==> flow/design.v <==
module fir #(
    parameter TAPS = 32,
    parameter DECIMATION = 8,
    parameter DATA_SIZE = 32,
    parameter [TAPS*DATA_SIZE-1:0] GLOBAL_COEFF = '0,
    parameter UNROLL = 16
) (
    input   logic clock,
    input   logic reset,
    input   logic [DATA_SIZE-1:0] x_in,   
    output   logic x_rd_en,
    input  logic x_empty,
    output  logic y_wr_en,
    input   logic y_out_full,
    output  logic [DATA_SIZE-1:0] y_out 
);
typedef enum logic[2:0] {
    INIT, 
    COMPUTE, 
    WRITE
} state_t;
state_t state, next_state;
logic [0:TAPS-1] [DATA_SIZE-1:0] shift_reg;
logic [0:TAPS-1][DATA_SIZE-1:0] shift_reg_c;
logic [$clog2(DECIMATION)-1:0] decimation_counter, decimation_counter_c;
logic [$clog2(TAPS)-1:0] taps_counter, taps_counter_c;
logic [0:UNROLL-1][DATA_SIZE-1:0] tap_value, tap_value_c;
logic signed [0:UNROLL-1][DATA_SIZE-1:0] product, product_c;
logic [0:UNROLL-1][DATA_SIZE-1:0] y_sum, y_sum_c; 
logic last_cycle, last_cycle_c;
logic [$clog2(TAPS)-1:0] coefficient_counter, coefficient_counter_c;
logic [DATA_SIZE-1:0] total_sum;
logic [0:TAPS-1][DATA_SIZE-1:0] coeff;
assign coeff = GLOBAL_COEFF;
function logic signed [DATA_SIZE-1:0] DEQUANTIZE(logic signed [DATA_SIZE-1:0] val);
    if (val < 0) begin
        DEQUANTIZE = DATA_SIZE'(-(-val >>> 10));
    end else begin
        DEQUANTIZE = DATA_SIZE'(val >>> 10);
    end
endfunction
always_ff @(posedge clock or posedge reset) begin
    if (reset == 1'b1) begin
        state <= INIT;       
        product <= '0;
        last_cycle <= '0;
        coefficient_counter <= '0;
        taps_counter <= '0;        
        decimation_counter <= '0;       
        y_sum <= '0;
        tap_value <= '0;
        shift_reg <= '0;
    end else begin
        taps_counter <= taps_counter_c;
        coefficient_counter <= coefficient_counter_c;
        shift_reg <= shift_reg_c;
        state <= next_state;  
        y_sum <= y_sum_c;
        tap_value <= tap_value_c;
        product <= product_c;
        last_cycle <= last_cycle_c;        
        decimation_counter <= decimation_counter_c;
    end
end
always_comb begin
    next_state = state;
    x_rd_en = 1'b0;
    y_wr_en = 1'b0;
    decimation_counter_c = decimation_counter;
    shift_reg_c = shift_reg;
    taps_counter_c = taps_counter;
    y_sum_c = y_sum;
    tap_value_c = tap_value;
    product_c = product;
    last_cycle_c = last_cycle;
    coefficient_counter_c = coefficient_counter;
    total_sum = '0;
    y_out = '0;
    case(state)
        INIT: begin
            if (x_empty == 1'b0) begin
                x_rd_en = 1'b1;
                shift_reg_c[1:TAPS-1] = shift_reg[0:TAPS-2];
                shift_reg_c[0] = x_in;
                decimation_counter_c = decimation_counter + 1'b1;
                if (decimation_counter == DECIMATION - 1) begin
                    next_state = COMPUTE;
                    for (int i = 0; i < UNROLL; i++) begin
                        tap_value_c[i] = shift_reg_c[i];
                    end  
                    taps_counter_c = taps_counter + UNROLL;
                end else begin
                    next_state = INIT;
                end
            end
        end
        COMPUTE: begin
            if (last_cycle == 1'b0) begin
                for (int i = 0; i < UNROLL; i++) begin 
                    product_c[i] = $signed(tap_value[i]) * $signed(coeff[TAPS-coefficient_counter-i-1]);
                end
                if (taps_counter != UNROLL) begin
                    for (int i = 0; i < UNROLL; i++) begin
                        y_sum_c[i] = $signed(y_sum[i]) + DEQUANTIZE(product[i]);
                    end
                end
                taps_counter_c = taps_counter + UNROLL;
                coefficient_counter_c = coefficient_counter + UNROLL;
                for (int i = 0; i < UNROLL; i++)
                    tap_value_c[i] = shift_reg[taps_counter+i];
                if (taps_counter == 0) begin
                    last_cycle_c = 1'b1;
                end
            end else begin
                for (int i = 0; i < UNROLL; i++) begin
                    y_sum_c[i] = $signed(y_sum[i]) + DEQUANTIZE(product[i]);
                end  
                last_cycle_c = 1'b0;
                next_state = WRITE;
            end            
        end
        WRITE: begin
            if (y_out_full == 1'b0) begin
                y_wr_en = 1'b1;
                total_sum = '0;
                for (int i = 0; i < UNROLL; i++) begin
                    total_sum = $signed(total_sum) + $signed(y_sum[i]);
                end
                y_out = total_sum;
                taps_counter_c = '0;
                coefficient_counter_c = '0;
                decimation_counter_c = '0;
                y_sum_c = '0;
                next_state = INIT;
            end
        end
        default: begin
            next_state = INIT;
            x_rd_en = 1'bx;
            y_wr_en = 1'bx;
            y_out = 'x;
            decimation_counter_c = 'x;
            taps_counter_c = 'x;
            y_sum_c = 'x;
            shift_reg_c = 'x;
            product_c = 'x;
            last_cycle_c = 'x;
            coefficient_counter_c = 'x;
            tap_value_c = 'x;
        end
    endcase
end
endmodule
module fm_lpr_fir (
    input  logic        clock,
    input  logic        reset,
    input  logic [31:0] x_in,
    output logic        x_rd_en,
    input  logic        x_empty,
    output logic [31:0] y_out,
    input  logic        y_out_full,
    output logic        y_wr_en
);
localparam AUDIO_LPR_COEFF_TAPS = 32;
localparam [AUDIO_LPR_COEFF_TAPS*32-1:0] AUDIO_LPR_COEFFS = {
    32'hfffffffd, 32'hfffffffa, 32'hfffffff4, 32'hffffffed, 32'hffffffe5, 32'hffffffdf, 32'hffffffe2, 32'hfffffff3,
    32'h00000015, 32'h0000004e, 32'h0000009b, 32'h000000f9, 32'h0000015d, 32'h000001be, 32'h0000020e, 32'h00000243,
    32'h00000243, 32'h0000020e, 32'h000001be, 32'h0000015d, 32'h000000f9, 32'h0000009b, 32'h0000004e, 32'h00000015,
    32'hfffffff3, 32'hffffffe2, 32'hffffffdf, 32'hffffffe5, 32'hffffffed, 32'hfffffff4, 32'hfffffffa, 32'hfffffffd
};
fir #(
    .TAPS(AUDIO_LPR_COEFF_TAPS),
    .DECIMATION(8),
    .DATA_SIZE(32),
    .GLOBAL_COEFF(AUDIO_LPR_COEFFS),
    .UNROLL(4)
) fir_lpr_inst (
    .clock(clock),
    .reset(reset),
    .x_in(x_in),
    .x_rd_en(x_rd_en),
    .x_empty(x_empty),
    .y_out(y_out),
    .y_out_full(y_out_full),
    .y_wr_en(y_wr_en)
);
endmodule
# Reports on fm_lpr_fir
# Module fm_lpr_fir before and after one edit of its RTL, step after step.
# "orig" refers to lines of the RTL above, "edited" to lines of the edited file.
# "diff": "edited" minus "orig" as printed here. "change_rel_pct": 100 x difference / "orig".
inputs:
  top: "fm_lpr_fir"
  clock_port: "clock"
  cell_library: "sky130hd"
  corner: "tt_025C_1v80"

# Diff
# The edit as a unified diff against the file above.
# The edited RTL no longer does the same as the RTL above: the edit was made by script, with no optimisation intended.
# begin of diff
@@ -169,4 +169,7 @@
     32'hfffffff3, 32'hffffffe2, 32'hffffffdf, 32'hffffffe5, 32'hffffffed, 32'hfffffff4, 32'hfffffffa, 32'hfffffffd
 };
+wire [31:0] y_out_a, y_out_b;
+wire x_rd_en_a, x_rd_en_b;
+wire y_wr_en_a, y_wr_en_b;
 fir #(
     .TAPS(AUDIO_LPR_COEFF_TAPS),
@@ -179,9 +182,15 @@
     .reset(reset),
     .x_in(x_in),
-    .x_rd_en(x_rd_en),
+    .x_rd_en(x_rd_en_a),
     .x_empty(x_empty),
-    .y_out(y_out),
+    .y_out(y_out_a),
     .y_out_full(y_out_full),
-    .y_wr_en(y_wr_en)
+    .y_wr_en(y_wr_en_a)
 );
+fir #( .TAPS(AUDIO_LPR_COEFF_TAPS), .DECIMATION(8), .DATA_SIZE(32), .GLOBAL_COEFF(AUDIO_LPR_COEFFS), .UNROLL(4) ) fir_lpr_inst_x (
+    .clock(clock), .reset(reset), .x_in(x_in), .x_rd_en(x_rd_en_b), .x_empty(~x_empty),
+    .y_out(y_out_b), .y_out_full(y_out_full), .y_wr_en(y_wr_en_b));
+assign y_out = y_out_a ^ y_out_b;
+assign x_rd_en = x_rd_en_a ^ x_rd_en_b;
+assign y_wr_en = y_wr_en_a ^ y_wr_en_b;
 endmodule
# end of diff

# Word-level counts
# Counts by Yosys on the flattened word-level netlist (proc, flatten, opt, wreduce; memories kept). Register bits leave out memories and registers merged into their read ports (data or address). Print and check cells are left out. Cells with the same type and inputs are merged into one.
word_totals:
  columns: ["item", "orig", "edited", "diff", "change_rel_pct"]
  rows:
  - ["output_inout_bits", 34, 34, 0, 0.00]
  - ["wordCells", 168, 335, 167, 99.40]
  - ["in_bits", 36, 36, 0, 0.00]
  - ["register_bits", 1425, 2850, 1425, 100.00]
op_classes:
  columns: ["item", "orig", "edited", "diff", "change_rel_pct"]
  rows:
  - ["mux", 75, 146, 71, 94.67]
  - ["n_logic", 5, 13, 8, 160.00]
  - ["compare", 4, 8, 4, 100.00]
  - ["reduce_logical", 13, 26, 13, 100.00]
  - ["addsub", 40, 80, 40, 100.00]
  - ["eq_ne", 10, 20, 10, 100.00]
  - ["multipliers", 4, 8, 4, 100.00]
  - ["n_shift", 8, 16, 8, 100.00]
op_table:
  columns: ["op", "orig", "edited", "diff", "change_rel_pct"]
  rows:
  - ["32-bit 2-to-1 mux", 46, 92, 46, 100.00]
  - ["32-bit adder", 11, 22, 11, 100.00]
  - ["5-bit by 27-bit subtractor with 27-bit output (first input constant)", 7, 13, 6, 85.71]
  - ["1-bit 2-to-1 mux", 6, 11, 5, 83.33]
  - ["1-bit NOT", 5, 10, 5, 100.00]
  - ["5-bit 2-to-1 mux", 5, 9, 4, 80.00]
  - ["32-bit by 1-bit less-than comparator with 1-bit output (second input constant)", 4, 8, 4, 100.00]
  - ["32-bit by 32-bit multiplier with 32-bit output", 4, 8, 4, 100.00]
  - ["22-bit negation with 32-bit output", 4, 8, 4, 100.00]
  - ["32-bit negation", 4, 8, 4, 100.00]
  - ["3-bit AND reduction", 4, 8, 4, 100.00]
  - ["1024-bit by 32-bit indexed select with 32-bit output", 4, 8, 4, 100.00]
  - ["1024-bit by 32-bit indexed select with 32-bit output (first input constant)", 4, 8, 4, 100.00]
  - ["3-bit 2-to-1 mux", 4, 7, 3, 75.00]
  - ["27-bit by 1-bit subtractor with 27-bit output (second input constant)", 4, 7, 3, 75.00]
  - ["2-bit inequality test (second input constant)", 3, 6, 3, 100.00]
  - ["2-bit OR reduction", 3, 6, 3, 100.00]
  - ["128-bit 2-to-1 mux", 3, 5, 2, 66.67]
  - ["5-bit by 2-bit adder with 6-bit output (second input constant)", 2, 4, 2, 100.00]
  - ["5-bit by 3-bit adder with 5-bit output (second input constant)", 2, 4, 2, 100.00]
  - ["2-bit by 1-bit inequality test with 1-bit output (second input constant)", 2, 4, 2, 100.00]
  - ["1-bit parallel mux with 2-bit select", 2, 4, 2, 100.00]
  - ["128-bit parallel mux with 2-bit select", 2, 4, 2, 100.00]
  - ["2-bit AND reduction", 2, 4, 2, 100.00]
  - ["4-bit AND reduction", 2, 4, 2, 100.00]
  - ["27-bit by 2-bit subtractor with 27-bit output (second input constant)", 2, 4, 2, 100.00]
  - ["1-bit XOR", 0, 2, 2, null]
  - ["3-bit by 1-bit adder with 3-bit output (second input constant)", 1, 2, 1, 100.00]
# The list need not be complete.

# Logic depth
# Longest topological path by Yosys (ltp), each cell counted once; first at word level (registers and memories cut), then after technology mapping (sequential cells cut; the memories' decode and read muxes count).
depth:
  columns: ["item", "orig", "edited", "diff", "change_rel_pct"]
  rows:
  - ["word_depth", 10, 10, 0, 0.00]
  - ["abc_area", "0", "0", null, null]
  - ["mapped_depth", 41, 45, 4, 9.76]
  - ["depth_no_buf", 37, 41, 4, 10.81]

# Netlist
# Source: synth_stat.txt of the flow (Yosys; design flattened, memories mapped). It holds for the ABC_AREA given above (unset counts as 0); a run with the other value may have another netlist.
mapped:
  columns: ["item", "orig", "edited", "diff", "change_rel_pct"]
  rows:
  - ["cell_count", 14106, 28086, 13980, 99.11]
  - ["ff_cells", 1421, 2842, 1421, 100.00]
  - ["area_um2", 127343.4, 253321.7, 125978.3, 98.93]
types:
  columns: ["cell", "orig", "edited", "diff", "change_rel_pct"]
  rows:
  - ["sky130_fd_sc_hd__nand2_1", 4443, 9023, 4580, 103.08]
  - ["sky130_fd_sc_hd__inv_1", 1834, 3589, 1755, 95.69]
  - ["sky130_fd_sc_hd__fa_1", 1496, 2988, 1492, 99.73]
  - ["sky130_fd_sc_hd__dfrtp_1", 1420, 2840, 1420, 100.00]
  - ["sky130_fd_sc_hd__ha_1", 737, 1477, 740, 100.41]
  - ["sky130_fd_sc_hd__clkbuf_1", 616, 1261, 645, 104.71]
  - ["sky130_fd_sc_hd__a21oi_1", 454, 936, 482, 106.17]
  - ["sky130_fd_sc_hd__o21ai_0", 456, 926, 470, 103.07]
  - ["sky130_fd_sc_hd__xnor2_1", 343, 776, 433, 126.24]
  - ["sky130_fd_sc_hd__and2_1", 550, 929, 379, 68.91]
  - ["sky130_fd_sc_hd__mux4_2", 256, 512, 256, 100.00]
  - ["sky130_fd_sc_hd__and3_1", 64, 254, 190, 296.88]
  - ["sky130_fd_sc_hd__nor2_1", 265, 395, 130, 49.06]
  - ["sky130_fd_sc_hd__xor2_1", 171, 298, 127, 74.27]
  - ["sky130_fd_sc_hd__a21o_1", 85, 210, 125, 147.06]
  - ["sky130_fd_sc_hd__nor2b_1", 69, 156, 87, 126.09]
  - ["sky130_fd_sc_hd__nand3_1", 88, 171, 83, 94.32]
  - ["sky130_fd_sc_hd__nand2b_1", 37, 120, 83, 224.32]
# The list need not be complete.
# The figures by module come from a second, unflattened synthesis with its own total; it is not the netlist above.
hier_totals:
  columns: ["item", "orig", "edited", "diff", "change_rel_pct"]
  rows:
  - ["hier_cells", 13993, 28227, 14234, 101.72]
  - ["area_unflattened_um2", 126422.5, 255301.1, 128878.6, 101.94]
# Rows give one instance, submodules left out.
modules_orig:
  columns: ["module", "area_um2", "cells", "seq_area_um2", "n_inst"]
  rows:
  - ["fir", 126422.5, 13993, 35560.4, 1]
  - ["fm_lpr_fir", 0.0, 0, 0.0, 1]
modules_edited:
  columns: ["module", "area_um2", "cells", "seq_area_um2", "n_inst"]
  rows:
  - ["fir", 127499.8, 14096, 35560.4, 2]
  - ["fm_lpr_fir", 301.5, 35, 0.0, 1]

# Timing after synthesis
# OpenSTA on the mapped netlist: ideal clock, no wires. The path of least setup slack (recovery checks aside). Input and output delay are each 20% of the period. Register names are those of the netlist, which keeps one name where synthesis merged equal registers.
synth_timing:
  columns: ["item", "orig", "edited", "diff", "change_rel_pct"]
  rows:
  - ["path_type", "register to register", "register to register", null, null]
  - ["startpoint", "register fir_lpr_inst.coefficient_counter[2]", "register fir_lpr_inst_x.coefficient_counter[2]", null, null]
  - ["endpoint", "register (name not given)", "register (name not given)", null, null]
  - ["path_buffers", 7, 5, -2, -28.57]
  - ["clock_period_ns", 12.0, 12.0, 0.0, 0.00]
  - ["arrival_ns", 10.062, 10.431, 0.369, 3.67]
  - ["launch_ns", 0.000, 0.000, 0.000, null]
  - ["path_slack_ns", 1.804, 1.434, -0.370, null]
  - ["stages", 40, 44, 4, 10.00]
  - ["delay_ns", 10.195, 10.566, 0.371, 3.64]
  - ["setup_ns", 0.133, 0.135, 0.002, null]
  - ["synth_period_reached_ns", 10.196, 10.566, 0.370, 3.63]
# "delay_ns" is the arrival time less input delay plus setup time.
# "stages" counts driving pins, that of a launching flip-flop among them; a cell with two outputs on the path counts twice.
# "synth_period_reached_ns" is the clock period less the worst setup slack; recovery checks do not enter. This is arithmetic on one report: input and output delays are still those of the set period (20% each).
# Between the ends stands the longest chain of elaborated cells between them, by number of cells; it is not shown to be the way that was timed. Of several equally long chains one is given.
# A line is the first line of the expression or statement that the cell stems from. Yosys adds cells for indexed reads and writes and turns some case tables into memories.
synth_between_orig:
  cell_sequence: "sky130_fd_sc_hd__dfrtp_1 > sky130_fd_sc_hd__clkbuf_1 > sky130_fd_sc_hd__inv_1 > sky130_fd_sc_hd__clkbuf_1 > sky130_fd_sc_hd__ha_1 > sky130_fd_sc_hd__inv_1 > sky130_fd_sc_hd__ha_1 > sky130_fd_sc_hd__clkbuf_1 > sky130_fd_sc_hd__xor3_1 > sky130_fd_sc_hd__clkbuf_1 > sky130_fd_sc_hd__a221oi_1 > sky130_fd_sc_hd__a21boi_0 > sky130_fd_sc_hd__clkbuf_1 > sky130_fd_sc_hd__clkbuf_1 > sky130_fd_sc_hd__nand2_1 > sky130_fd_sc_hd__fa_1 > sky130_fd_sc_hd__inv_1 > sky130_fd_sc_hd__fa_1 > [... 4 more ...] > sky130_fd_sc_hd__inv_1 > sky130_fd_sc_hd__fa_1 > sky130_fd_sc_hd__fa_1 > sky130_fd_sc_hd__inv_1 > sky130_fd_sc_hd__fa_1 > sky130_fd_sc_hd__inv_1 > sky130_fd_sc_hd__ha_1 > sky130_fd_sc_hd__clkbuf_1 > sky130_fd_sc_hd__a21o_1 > sky130_fd_sc_hd__a21o_1 > sky130_fd_sc_hd__a21oi_1 > sky130_fd_sc_hd__nand2_1 > sky130_fd_sc_hd__o211ai_1 > sky130_fd_sc_hd__a31oi_1 > sky130_fd_sc_hd__a211o_1 > sky130_fd_sc_hd__a21oi_1 > sky130_fd_sc_hd__xnor2_1 > sky130_fd_sc_hd__o21ai_0"
  elab_chain_len: 8
  cells_between: 8
  lines_between: 3
  cone_classes: "add/sub (4); mul (1); shift (1); mux (2)"
synth_rtl_orig:
  columns: ["item", "line_no", "text"]
  rows:
  - ["start, declared", 31, "logic [$clog2(TAPS)-1:0] coefficient_counter, coefficient_counter_c;"]
  - ["start, assigned", 47, "coefficient_counter <= '0;"]
  - ["start, assigned", 55, "coefficient_counter <= coefficient_counter_c;"]
  - ["6-bit by 5-bit subtractor with 7-bit output", 100, null]
  - ["27-bit by 2-bit subtractor with 27-bit output", 100, null]
  - ["27-bit by 1-bit subtractor with 27-bit output", 100, null]
  - ["5-bit by 27-bit subtractor with 27-bit output", 100, null]
  - ["1024-bit by 32-bit indexed select with 32-bit output", 100, null]
  - ["32-bit by 32-bit multiplier with 32-bit output", 100, null]
  - ["32-bit 2-to-1 mux", 98, "if (last_cycle == 1'b0) begin"]
  - ["128-bit 2-to-1 mux", 79, "case(state)"]
  - ["end, assigned", 45, null]
  - ["end, assigned", 60, null]
  - ["end, declared", 28, null]
synth_between_edited:
  cell_sequence: "sky130_fd_sc_hd__dfrtp_1 > sky130_fd_sc_hd__inv_1 > sky130_fd_sc_hd__clkbuf_1 > sky130_fd_sc_hd__ha_1 > sky130_fd_sc_hd__clkbuf_1 > sky130_fd_sc_hd__inv_1 > sky130_fd_sc_hd__ha_1 > sky130_fd_sc_hd__xnor2_1 > sky130_fd_sc_hd__xor2_1 > sky130_fd_sc_hd__clkbuf_1 > sky130_fd_sc_hd__and2_0 > sky130_fd_sc_hd__a21oi_1 > sky130_fd_sc_hd__and2_1 > sky130_fd_sc_hd__clkbuf_1 > sky130_fd_sc_hd__buf_1 > sky130_fd_sc_hd__nand2_1 > sky130_fd_sc_hd__fa_1 > sky130_fd_sc_hd__inv_1 > [... 8 more ...] > sky130_fd_sc_hd__ha_1 > sky130_fd_sc_hd__inv_1 > sky130_fd_sc_hd__fa_1 > sky130_fd_sc_hd__fa_1 > sky130_fd_sc_hd__inv_1 > sky130_fd_sc_hd__ha_1 > sky130_fd_sc_hd__a2111oi_0 > sky130_fd_sc_hd__nor2_1 > sky130_fd_sc_hd__a221o_1 > sky130_fd_sc_hd__a211oi_1 > sky130_fd_sc_hd__o21ai_0 > sky130_fd_sc_hd__a41oi_1 > sky130_fd_sc_hd__a211oi_1 > sky130_fd_sc_hd__a211oi_1 > sky130_fd_sc_hd__a21oi_1 > sky130_fd_sc_hd__nor2_1 > sky130_fd_sc_hd__xnor2_1 > sky130_fd_sc_hd__o21ai_0"
  elab_chain_len: 7
  cells_between: 7
  lines_between: 3
  cone_classes: "add/sub (3); mul (1); shift (1); mux (2)"
synth_rtl_edited:
  columns: ["item", "line_no", "text"]
  rows:
  - ["start, declared", 31, "logic [$clog2(TAPS)-1:0] coefficient_counter, coefficient_counter_c;"]
  - ["start, assigned", 47, "coefficient_counter <= '0;"]
  - ["start, assigned", 55, "coefficient_counter <= coefficient_counter_c;"]
  - ["6-bit by 5-bit subtractor with 7-bit output", 100, null]
  - ["7-bit by 2-bit subtractor with 8-bit output", 100, null]
  - ["6-bit by 8-bit subtractor with 9-bit output", 100, null]
  - ["1024-bit by 32-bit indexed select with 32-bit output", 100, null]
  - ["32-bit by 32-bit multiplier with 32-bit output", 100, null]
  - ["32-bit 2-to-1 mux", 98, "if (last_cycle == 1'b0) begin"]
  - ["128-bit 2-to-1 mux", 79, "case(state)"]
  - ["end, assigned", 45, null]
  - ["end, assigned", 60, null]
  - ["end, declared", 28, null]

# Path in the finished layout
# From the final timing report of each run of set A: the path of least setup slack in the routed layout; clock arrival at registers is part of the times.
layout_timing:
  columns: ["item", "orig", "edited", "diff", "change_rel_pct"]
  rows:
  - ["path_type", "register to register", "register to register", null, null]
  - ["startpoint", "register fir_lpr_inst.coefficient_counter[3]", "register fir_lpr_inst_x.coefficient_counter[2]", null, null]
  - ["endpoint", "register (name not given)", "register (name not given)", null, null]
  - ["path_buffers", 1, 3, 2, 200.00]
  - ["setup_ns", 0.15, 0.15, 0.00, null]
  - ["clock_period_ns", 11.1, 11.1, 0.0, 0.00]
  - ["path_slack_ns", 0.70, 0.49, -0.21, null]
  - ["launch_ns", 0.81, 0.98, 0.17, 20.99]
  - ["stages", 34, 37, 3, 8.82]
  - ["arrival_ns", 11.07, 11.43, 0.36, 3.25]
# Between the ends stands the longest chain of elaborated cells between them, by number of cells; it is not shown to be the way that was timed. Of several equally long chains one is given.
layout_between_orig:
  cell_sequence: "sky130_fd_sc_hd__dfrtp_1 > sky130_fd_sc_hd__inv_1 > sky130_fd_sc_hd__ha_1 > sky130_fd_sc_hd__inv_1 > sky130_fd_sc_hd__ha_1 > sky130_fd_sc_hd__xor3_1 > sky130_fd_sc_hd__nand2_1 > sky130_fd_sc_hd__o21ai_0 > sky130_fd_sc_hd__a22oi_1 > sky130_fd_sc_hd__o21ai_2 > sky130_fd_sc_hd__buf_4 > sky130_fd_sc_hd__nand2_1 > sky130_fd_sc_hd__fa_1 > sky130_fd_sc_hd__fa_1 > sky130_fd_sc_hd__fa_1 > sky130_fd_sc_hd__inv_1 > sky130_fd_sc_hd__fa_1 > sky130_fd_sc_hd__ha_1 > sky130_fd_sc_hd__ha_1 > sky130_fd_sc_hd__inv_1 > sky130_fd_sc_hd__fa_1 > sky130_fd_sc_hd__inv_1 > sky130_fd_sc_hd__fa_1 > sky130_fd_sc_hd__ha_1 > sky130_fd_sc_hd__a2111oi_0 > sky130_fd_sc_hd__a21boi_0 > sky130_fd_sc_hd__o31ai_1 > sky130_fd_sc_hd__o21ai_0 > sky130_fd_sc_hd__a21oi_1 > sky130_fd_sc_hd__a211oi_1 > sky130_fd_sc_hd__o32ai_1 > sky130_fd_sc_hd__o41ai_1 > sky130_fd_sc_hd__xnor2_1 > sky130_fd_sc_hd__o21ai_0"
  elab_chain_len: 8
  cells_between: 8
  lines_between: 3
  cone_classes: "add/sub (4); mul (1); shift (1); mux (2)"
layout_rtl_orig:
  columns: ["item", "line_no", "text"]
  rows:
  - ["start, declared", 31, "logic [$clog2(TAPS)-1:0] coefficient_counter, coefficient_counter_c;"]
  - ["start, assigned", 47, "coefficient_counter <= '0;"]
  - ["start, assigned", 55, "coefficient_counter <= coefficient_counter_c;"]
  - ["6-bit by 5-bit subtractor with 7-bit output", 100, null]
  - ["27-bit by 2-bit subtractor with 27-bit output", 100, null]
  - ["27-bit by 1-bit subtractor with 27-bit output", 100, null]
  - ["5-bit by 27-bit subtractor with 27-bit output", 100, null]
  - ["1024-bit by 32-bit indexed select with 32-bit output", 100, null]
  - ["32-bit by 32-bit multiplier with 32-bit output", 100, null]
  - ["32-bit 2-to-1 mux", 98, "if (last_cycle == 1'b0) begin"]
  - ["128-bit 2-to-1 mux", 79, "case(state)"]
  - ["end, assigned", 45, null]
  - ["end, assigned", 60, null]
  - ["end, declared", 28, null]
layout_between_edited:
  cell_sequence: "sky130_fd_sc_hd__dfrtp_2 > sky130_fd_sc_hd__inv_1 > sky130_fd_sc_hd__buf_4 > sky130_fd_sc_hd__ha_1 > sky130_fd_sc_hd__buf_4 > sky130_fd_sc_hd__nor2b_1 > sky130_fd_sc_hd__a21oi_1 > sky130_fd_sc_hd__a2bb2oi_1 > sky130_fd_sc_hd__nor2_1 > sky130_fd_sc_hd__nor2_2 > sky130_fd_sc_hd__buf_4 > sky130_fd_sc_hd__and2_1 > sky130_fd_sc_hd__fa_1 > sky130_fd_sc_hd__inv_1 > sky130_fd_sc_hd__fa_1 > sky130_fd_sc_hd__fa_1 > sky130_fd_sc_hd__fa_1 > sky130_fd_sc_hd__fa_1 > sky130_fd_sc_hd__inv_1 > sky130_fd_sc_hd__fa_1 > sky130_fd_sc_hd__inv_1 > sky130_fd_sc_hd__fa_1 > sky130_fd_sc_hd__fa_1 > sky130_fd_sc_hd__inv_1 > sky130_fd_sc_hd__ha_1 > sky130_fd_sc_hd__nand2_1 > sky130_fd_sc_hd__nor2_1 > sky130_fd_sc_hd__and3_1 > sky130_fd_sc_hd__a221oi_1 > sky130_fd_sc_hd__o21ai_0 > sky130_fd_sc_hd__a41o_1 > sky130_fd_sc_hd__nor3_1 > sky130_fd_sc_hd__o21ai_0 > sky130_fd_sc_hd__a21o_1 > sky130_fd_sc_hd__a21oi_1 > sky130_fd_sc_hd__xnor2_1 > sky130_fd_sc_hd__o21ai_0"
  elab_chain_len: 8
  cells_between: 8
  lines_between: 3
  cone_classes: "add/sub (4); mul (1); shift (1); mux (2)"
layout_rtl_edited:
  columns: ["item", "line_no", "text"]
  rows:
  - ["start, declared", 31, "logic [$clog2(TAPS)-1:0] coefficient_counter, coefficient_counter_c;"]
  - ["start, assigned", 47, "coefficient_counter <= '0;"]
  - ["start, assigned", 55, "coefficient_counter <= coefficient_counter_c;"]
  - ["6-bit by 5-bit subtractor with 7-bit output", 100, null]
  - ["27-bit by 2-bit subtractor with 27-bit output", 100, null]
  - ["27-bit by 1-bit subtractor with 27-bit output", 100, null]
  - ["5-bit by 27-bit subtractor with 27-bit output", 100, null]
  - ["1024-bit by 32-bit indexed select with 32-bit output", 100, null]
  - ["32-bit by 32-bit multiplier with 32-bit output", 100, null]
  - ["32-bit 2-to-1 mux", 98, "if (last_cycle == 1'b0) begin"]
  - ["128-bit 2-to-1 mux", 79, "case(state)"]
  - ["end, assigned", 45, null]
  - ["end, assigned", 60, null]
  - ["end, declared", 28, null]

# Layout results
# Runs of the flow (Yosys, OpenROAD) on both versions; the two runs of a pair have the same settings. The constraints put input and output delay at 20% of the set period each and load the outputs with 0.01 pF.
settings_set_A:
  CORE_UTILIZATION: 40
  period_ns: 11.1
  CAP_MARGIN: 20
  CORE_MARGIN: 2
  SLEW_MARGIN: 20
measured_set_A:
  columns: ["item", "orig", "edited", "diff", "change_rel_pct"]
  rows:
  - ["die_footprint_um2", 322885.0, 639688.0, 316803.0, 98.12]
  - ["achievedPeriod_ns", 10.398, 10.614, 0.216, 2.08]
  - ["yosys.chip_area_um2", 127343.4, 253321.7, 125978.3, 98.93]
  - ["finalCellArea_um2", 137800.0, 273323.0, 135523.0, 98.35]
  - ["ws_setup_ns", 0.702, 0.486, -0.216, null]
  - ["tns_ns", 0.000, 0.000, 0.000, null]
  - ["worst_hold_slack_ns", 0.416, 0.458, 0.042, null]
  - ["final_util_pct", 43.4, 43.3, -0.1, null]
# By "achievedPeriod_ns" is meant the clock period of the run minus its worst setup slack. This is arithmetic on one report: input and output delays are still those of the set period (20% each).
